==> flow/design.v <==
`timescale 1ns / 1ps
module CordicMachine(
	input clk,
	input [12:0] x_0,
	input [12:0] y_0,
	input [12:0] z_0,
	input [31:0] stage,
	output reg [12:0] x_N,
	output reg [12:0] y_N,
	output reg [12:0] z_N
);
	reg [12:0] arctan [12:0];
	initial begin
	arctan[0] = 13'b0101101000000;
	arctan[1] = 13'b0011010100100;
	arctan[2] = 13'b0001110000010;
	arctan[3] = 13'b0000111001000;
	arctan[4] = 13'b0000011100100;
	arctan[5] = 13'b0000001110010;
	arctan[6] = 13'b0000000111001;
	arctan[7] = 13'b0000000011100;
	arctan[8] = 13'b0000000001110;
	arctan[9] = 13'b0000000000111;
	arctan[10] = 13'b0000000000011;
	arctan[11] = 13'b0000000000001;
	arctan[12] = 13'b0000000000000;
	end
	wire signed [12:0] x_s = x_0;
	wire signed [12:0] y_s = y_0;
	wire [12:0] x_sh = x_s >>> stage;
	wire [12:0] y_sh = y_s >>> stage;
	always @(posedge clk) begin
		if (stage != 10) begin
			x_N <= z_0[12] ? x_0 + y_sh : x_0 - y_sh;
			y_N <= z_0[12] ? y_0 - x_sh : y_0 + x_sh;
			z_N <= z_0[12] ? z_0 + arctan[stage] : z_0 - arctan[stage];
		end
	end
endmodule
`timescale 1ns / 1ps
module Cordic(
	input clk, 
	input [12:0] x_0,
	input [12:0] y_0,
	input [12:0] z_0,
	output [12:0] x_N,
	output [12:0] y_N,
	output [12:0] z_N
);
	wire [12:0] x0, y0, z0;
	wire [12:0] x1, y1, z1;
	wire [12:0] x2, y2, z2;
	wire [12:0] x3, y3, z3;
	wire [12:0] x4, y4, z4;
	wire [12:0] x5, y5, z5;
	wire [12:0] x6, y6, z6;
	wire [12:0] x7, y7, z7;
	wire [12:0] x8, y8, z8;
	wire [12:0] x9, y9, z9;
	CordicMachine C1 (.clk(clk), .x_0(x_0), .y_0(y_0), .z_0(z_0), .stage(0), .x_N(x0), .y_N(y0), .z_N(z0));
	CordicMachine C2 (.clk(clk), .x_0(x0), .y_0(y0), .z_0(z0), .stage(1), .x_N(x1), .y_N(y1), .z_N(z1));
	CordicMachine C3 (.clk(clk), .x_0(x1), .y_0(y1), .z_0(z1), .stage(2), .x_N(x2), .y_N(y2), .z_N(z2));
	CordicMachine C4 (.clk(clk), .x_0(x2), .y_0(y2), .z_0(z2), .stage(3), .x_N(x3), .y_N(y3), .z_N(z3));
	CordicMachine C5 (.clk(clk), .x_0(x3), .y_0(y3), .z_0(z3), .stage(4), .x_N(x4), .y_N(y4), .z_N(z4));
	CordicMachine C6 (.clk(clk), .x_0(x4), .y_0(y4), .z_0(z4), .stage(5), .x_N(x5), .y_N(y5), .z_N(z5));
	CordicMachine C7 (.clk(clk), .x_0(x5), .y_0(y5), .z_0(z5), .stage(6), .x_N(x6), .y_N(y6), .z_N(z6));
	CordicMachine C8 (.clk(clk), .x_0(x6), .y_0(y6), .z_0(z6), .stage(7), .x_N(x7), .y_N(y7), .z_N(z7));
	CordicMachine C9 (.clk(clk), .x_0(x7), .y_0(y7), .z_0(z7), .stage(8), .x_N(x8), .y_N(y8), .z_N(z8));
	CordicMachine C10 (.clk(clk), .x_0(x8), .y_0(y8), .z_0(z8), .stage(9), .x_N(x9), .y_N(y9), .z_N(z9));
	assign x_N = x9;
	assign y_N = y9;
	assign z_N = z9;
endmodule
### Reports on Cordic

Each step is given for the RTL above and for the edited RTL.
Lines under "original" count in the file above, lines under "edited" in the edited file.
"difference": "edited" minus "original" as printed here.
Cell names lack the library's common part.
The mark n/a stands for no value.

* design top: Cordic
* clock input: clk
* cell library: sky130hd
* corner: tt_025C_1v80

### The edit

The edit as a unified diff against the file above.
This change comes from a script, not from a designer. The edited design behaves differently; no optimisation was intended.

```diff
@@ -33,5 +33,5 @@
 		if (stage != 10) begin
 			x_N <= z_0[12] ? x_0 + y_sh : x_0 - y_sh;
-			y_N <= z_0[12] ? y_0 - x_sh : y_0 + x_sh;
+			y_N <= y_0 - x_sh;
 			z_N <= z_0[12] ? z_0 + arctan[stage] : z_0 - arctan[stage];
 		end
```

### After elaboration

Yosys after proc, flatten, opt, wreduce and memory -nomap, before mapping. Enables and synchronous resets that opt folds into registers are not counted as muxes. Memory bits, and registers merged into a memory's read port (data or address), are not among the register bits. Print and check cells are not counted. Equal cells are merged and count once.
Memory sizes are those after Yosys's memory passes, which may raise the word count (mostly to a power of two), join words into wider ones and drop unused or constant bits.

Cells by class
* add/subtract/negate cells: original 59, edited 50, difference -9
* mux-type cells: original 30, edited 20, difference -10

Operators by type and width
* 13-bit 2-to-1 mux: original 30, edited 20, difference -10
* 13-bit adder: original 29, edited 20, difference -9

Unchanged operator kinds not shown: 1.

Word-level totals
* flip-flop bits (word level): original 390, edited 390, difference 0
* memory bits (read-only): original 1560, edited 1560, difference 0
* memories: original 10, edited 10, difference 0
* bits of input ports: original 40, edited 40, difference 0
* output and inout bits: original 39, edited 39, difference 0
* word-level cells: original 129, edited 110, difference -19

Memories
* words x width with read and write ports: original C1.arctan 13x12 r1 w0; C10.arctan 13x12 r1 w0; C2.arctan 13x12 r1 w0; C3.arctan 13x12 r1 w0; C4.arctan 13x12 r1 w0; C5.arctan 13x12 r1 w0; (+4), edited C1.arctan 13x12 r1 w0; C10.arctan 13x12 r1 w0; C2.arctan 13x12 r1 w0; C3.arctan 13x12 r1 w0; C4.arctan 13x12 r1 w0; C5.arctan 13x12 r1 w0; (+4)

A list marked (+n) leaves out that many cells.

### Logic depth

Depth = most cells in a row (Yosys ltp): at word level without a register or memory, in the mapped netlist without a sequential cell, where the memories' decode and read muxes count.

Depth
* depth after elaboration: original 2, edited 2, difference 0
* ABC_AREA: original 0, edited 0
* depth in mapped cells: original 14, edited 13, difference -1
* depth with buffers taken out: original 14, edited 13, difference -1

### Synthesis result

The flow's flattened synthesis, as Yosys stat reports it; memories are mapped. The netlist is that of the ABC_AREA named above (0 if unset); the other value can give another one.

Cell types
* a21oi_1: original 267, edited 199, difference -68
* xnor2_1: original 274, edited 218, difference -56
* nor3_1: original 107, edited 62, difference -45
* nor2_1: original 233, edited 196, difference -37
* nor2b_1: original 36, edited 62, difference +26
* mux2i_1: original 25, edited 1, difference -24
* nand2_1: original 134, edited 111, difference -23
* clkbuf_1: original 33, edited 10, difference -23
* ha_1: original 376, edited 354, difference -22
* o21a_1: original 41, edited 62, difference +21
* xor2_1: original 122, edited 142, difference +20
* o21ai_0: original 88, edited 106, difference +18
* nor4_1: original 23, edited 5, difference -18
* a21oi_2: original 19, edited 2, difference -17
* and3_1: original 18, edited 3, difference -15
* o21bai_1: original 37, edited 23, difference -14
* nand4_1: original 7, edited 19, difference +12
* o31a_1: original 3, edited 14, difference +11

Unchanged cell types not shown: 4.
Not every row of either side is listed.

Mapped netlist
* mapped cells: original 2875, edited 2581, difference -294
* synthesis area (um^2): original 25876.1, edited 23914.2, difference -1961.9
* flip-flops: original 389, edited 389, difference 0
* buffer cells: original 41, edited 11, difference -30

The figures by module come from a second, unflattened synthesis with its own total; it is not the netlist above.

Second synthesis, totals
* cell total of the unflattened synthesis: original 5992, edited 5592, difference -400
* area total of the unflattened synthesis (um^2): original 52620.5, edited 49880.3, difference -2740.2

Each row is one instance without its submodules.

By module, original
* CordicMachine: times used 10, cells 599, area 5261.3 um^2
* Cordic: times used 1, cells 2, area 7.5 um^2

By module, edited
* CordicMachine: times used 10, cells 559, area 4987.3 um^2
* Cordic: times used 1, cells 2, area 7.5 um^2

### Worst setup path after synthesis

Source: OpenSTA report_checks on the synthesized netlist (no wires, ideal clock, input and output delay 20% of the period each), path of least setup slack; recovery checks are left aside. Register names are those of the netlist, which keeps one name where synthesis merged equal registers.

Timing post-synthesis
* path kind: original reg-to-reg, edited input-to-reg
* start: original reg C2.z_N[12], edited in z_0[12]
* end: original reg C3.x_N[11], edited reg C1.x_N[12]
* clock period (ps): original 3200, edited 3200, difference 0
* time at the first pin (ps): original 0, edited 640, difference +640
* arrival (ps): original 2782, edited 2851, difference +69
* data required time (ps): original 3082, edited 3128, difference +46
* setup slack (ps): original 300, edited 277, difference -23
* delay of the path (ps): original 2900, edited 2283, difference -617
* stages on the path: original 12, edited 9, difference -3
* buffers on the path: original 2, edited 1, difference -1
* synthesis period reached (ps): original 2900, edited 2923, difference +23

"delay of the path" = arrival - input delay + setup time.
"stages on the path" counts driving pins, that of a launching flip-flop among them; a cell with two outputs on the path counts twice.
"synthesis period reached" is the clock period less the worst setup slack; recovery checks do not enter. This is arithmetic on one report: input and output delays are still those of the set period (20% each).
The rows between start and end are the longest chain of elaborated cells between them; the timing report does not say that the signal goes this way. Where chains are equally long, one stands for them.
A line is the first line of the expression or statement that the cell stems from. Yosys adds cells for indexed reads and writes and turns some case tables into memories.

Between the ends, post-synthesis, original:
* cells stage by stage: dfxtp_1 clkbuf_1 clkbuf_1 mux2_2 ha_1 a21oi_1 o211ai_1 a31oi_1 nor2b_1 o21a_1 o41a_1 xor2_1
* length of the longest elaborated chain: 1
* elaborated cells between the ends (all ways): 1
* those cells by class: mux: 1

Ends and longest elaborated chain, post-synthesis, original
* start, declared: line 10 `output reg [12:0] z_N`
* start, assigned: line 36 `z_N <= z_0[12] ? z_0 + arctan[stage] : z_0 - arctan[stage];`
* 13-bit 2-to-1 mux: line 34 `x_N <= z_0[12] ? x_0 + y_sh : x_0 - y_sh;`
* end, assigned: line 34
* end, declared: line 8 `output reg [12:0] x_N,`

Between the ends, post-synthesis, edited:
* cells stage by stage: clkbuf_1 mux2_2 fa_1 a21oi_1 o21ai_1 a2111oi_0 a21oi_1 a221oi_2 xnor2_1
* length of the longest elaborated chain: 1
* elaborated cells between the ends (all ways): 1
* those cells by class: mux: 1

Ends and longest elaborated chain, post-synthesis, edited
* start, declared: line 45 `input [12:0] z_0,`
* 13-bit 2-to-1 mux: line 34 `x_N <= z_0[12] ? x_0 + y_sh : x_0 - y_sh;`
* end, assigned: line 34
* end, declared: line 8 `output reg [12:0] x_N,`

### Worst path after layout

Path of least setup slack in the final report of the runs of pair 1 (OpenROAD, finished layout, wires in). Where an end is a register, its clock arrival counts in the times.
The report prints the path's times to 10 ps; the period is as set.

Timing post-layout
* path kind: original reg-to-reg, edited input-to-reg
* start: original reg C5.z_N[12], edited in y_0[0]
* end: original reg C6.x_N[11], edited reg C1.x_N[12]
* clock period (ps): original 3200, edited 3200, difference 0
* time at the first pin (ps): original 600, edited 640, difference +40
* arrival (ps): original 3580, edited 3510, difference -70
* data required time (ps): original 3680, edited 3710, difference +30
* setup slack (ps): original 100, edited 200, difference +100
* stages on the path: original 10, edited 11, difference +1
* buffers on the path: original 0, edited 1, difference +1

The rows between start and end are the longest chain of elaborated cells between them; the timing report does not say that the signal goes this way. Where chains are equally long, one stands for them.

Between the ends, post-layout, original:
* cells stage by stage: dfxtp_1 mux2_2 ha_1 a21oi_1 o211ai_1 a41oi_2 nor2b_1 o21a_1 o41a_1 xor2_1
* length of the longest elaborated chain: 1
* elaborated cells between the ends (all ways): 1
* those cells by class: mux: 1

Ends and longest elaborated chain, post-layout, original
* start, declared: line 10 `output reg [12:0] z_N`
* start, assigned: line 36 `z_N <= z_0[12] ? z_0 + arctan[stage] : z_0 - arctan[stage];`
* 13-bit 2-to-1 mux: line 34 `x_N <= z_0[12] ? x_0 + y_sh : x_0 - y_sh;`
* end, assigned: line 34
* end, declared: line 8 `output reg [12:0] x_N,`

Between the ends, post-layout, edited:
* cells stage by stage: clkdlybuf4s50_1 inv_1 ha_1 mux2_2 fa_1 a21oi_2 o21ai_1 a2111oi_2 a21oi_1 a221oi_2 xnor2_1
* length of the longest elaborated chain: 2
* elaborated cells between the ends (all ways): 3
* those cells by class: add/sub: 2; mux: 1

Ends and longest elaborated chain, post-layout, edited
* start, declared: line 44 `input [12:0] y_0,`
* 13-bit subtractor: line 34 `x_N <= z_0[12] ? x_0 + y_sh : x_0 - y_sh;`
* 13-bit 2-to-1 mux: line 34
* end, assigned: line 34
* end, declared: line 8 `output reg [12:0] x_N,`

### Flow runs

Both versions went through the flow (Yosys, OpenROAD) with the same settings in each pair. Constraints: input delay and output delay 20% of the set period each, output load 0.01 pF.

Flow settings, pair 1:
* CORE_UTILIZATION: 40
* period_ns: 3.2
* CAP_MARGIN: 20
* CORE_MARGIN: 2
* SLEW_MARGIN: 20

Results, pair 1
* netlist area reported by Yosys (um^2): original 25876.1, edited 23914.2, difference -1961.9
* die size (um^2): original 66739.6, edited 61757.2, difference -4982.4
* standard-cell area after layout (um^2): original 29589.6, edited 27341.2, difference -2248.4
* utilization in the final report: original 0.461, edited 0.463, difference +0.002
* worst slack on setup checks (ps): original 100, edited 202, difference +102
* total negative slack (ps): original 0, edited 0, difference 0
* worst hold slack (ps): original 326, edited 324, difference -2
* achieved period (ps): original 3100, edited 2998, difference -102

Flow settings, pair 2:
* ABC_AREA: 1
* CELL_PAD_IN_SITES_DETAIL_PLACEMENT: 0
* CORE_ASPECT_RATIO: 0.53
* CORE_UTILIZATION: 66
* CTS_CLUSTER_SIZE: 86
* GPL_ROUTABILITY_DRIVEN: 1
* PLACE_DENSITY_LB_ADDON: 0.07
* SETUP_SLACK_MARGIN: 1.05
* period_ns: 4.23
* CAP_MARGIN: 20
* CORE_MARGIN: 2
* SLEW_MARGIN: 20

Results, pair 2
* netlist area reported by Yosys (um^2): original 28796.4, edited 25977.4, difference -2819.0
* die size (um^2): original 45402.4, edited 41043.1, difference -4359.3
* standard-cell area after layout (um^2): original 31476.4, edited 28723.8, difference -2752.6
* utilization in the final report: original 0.734, edited 0.747, difference +0.013
* worst slack on setup checks (ps): original 1236, edited 1119, difference -117
* total negative slack (ps): original 0, edited 0, difference 0
* worst hold slack (ps): original 328, edited 317, difference -11
* achieved period (ps): original 2994, edited 3111, difference +117

"achieved period" means the clock period less the worst setup slack. The figure is calculated, with input and output delays left at 20% of the set period.
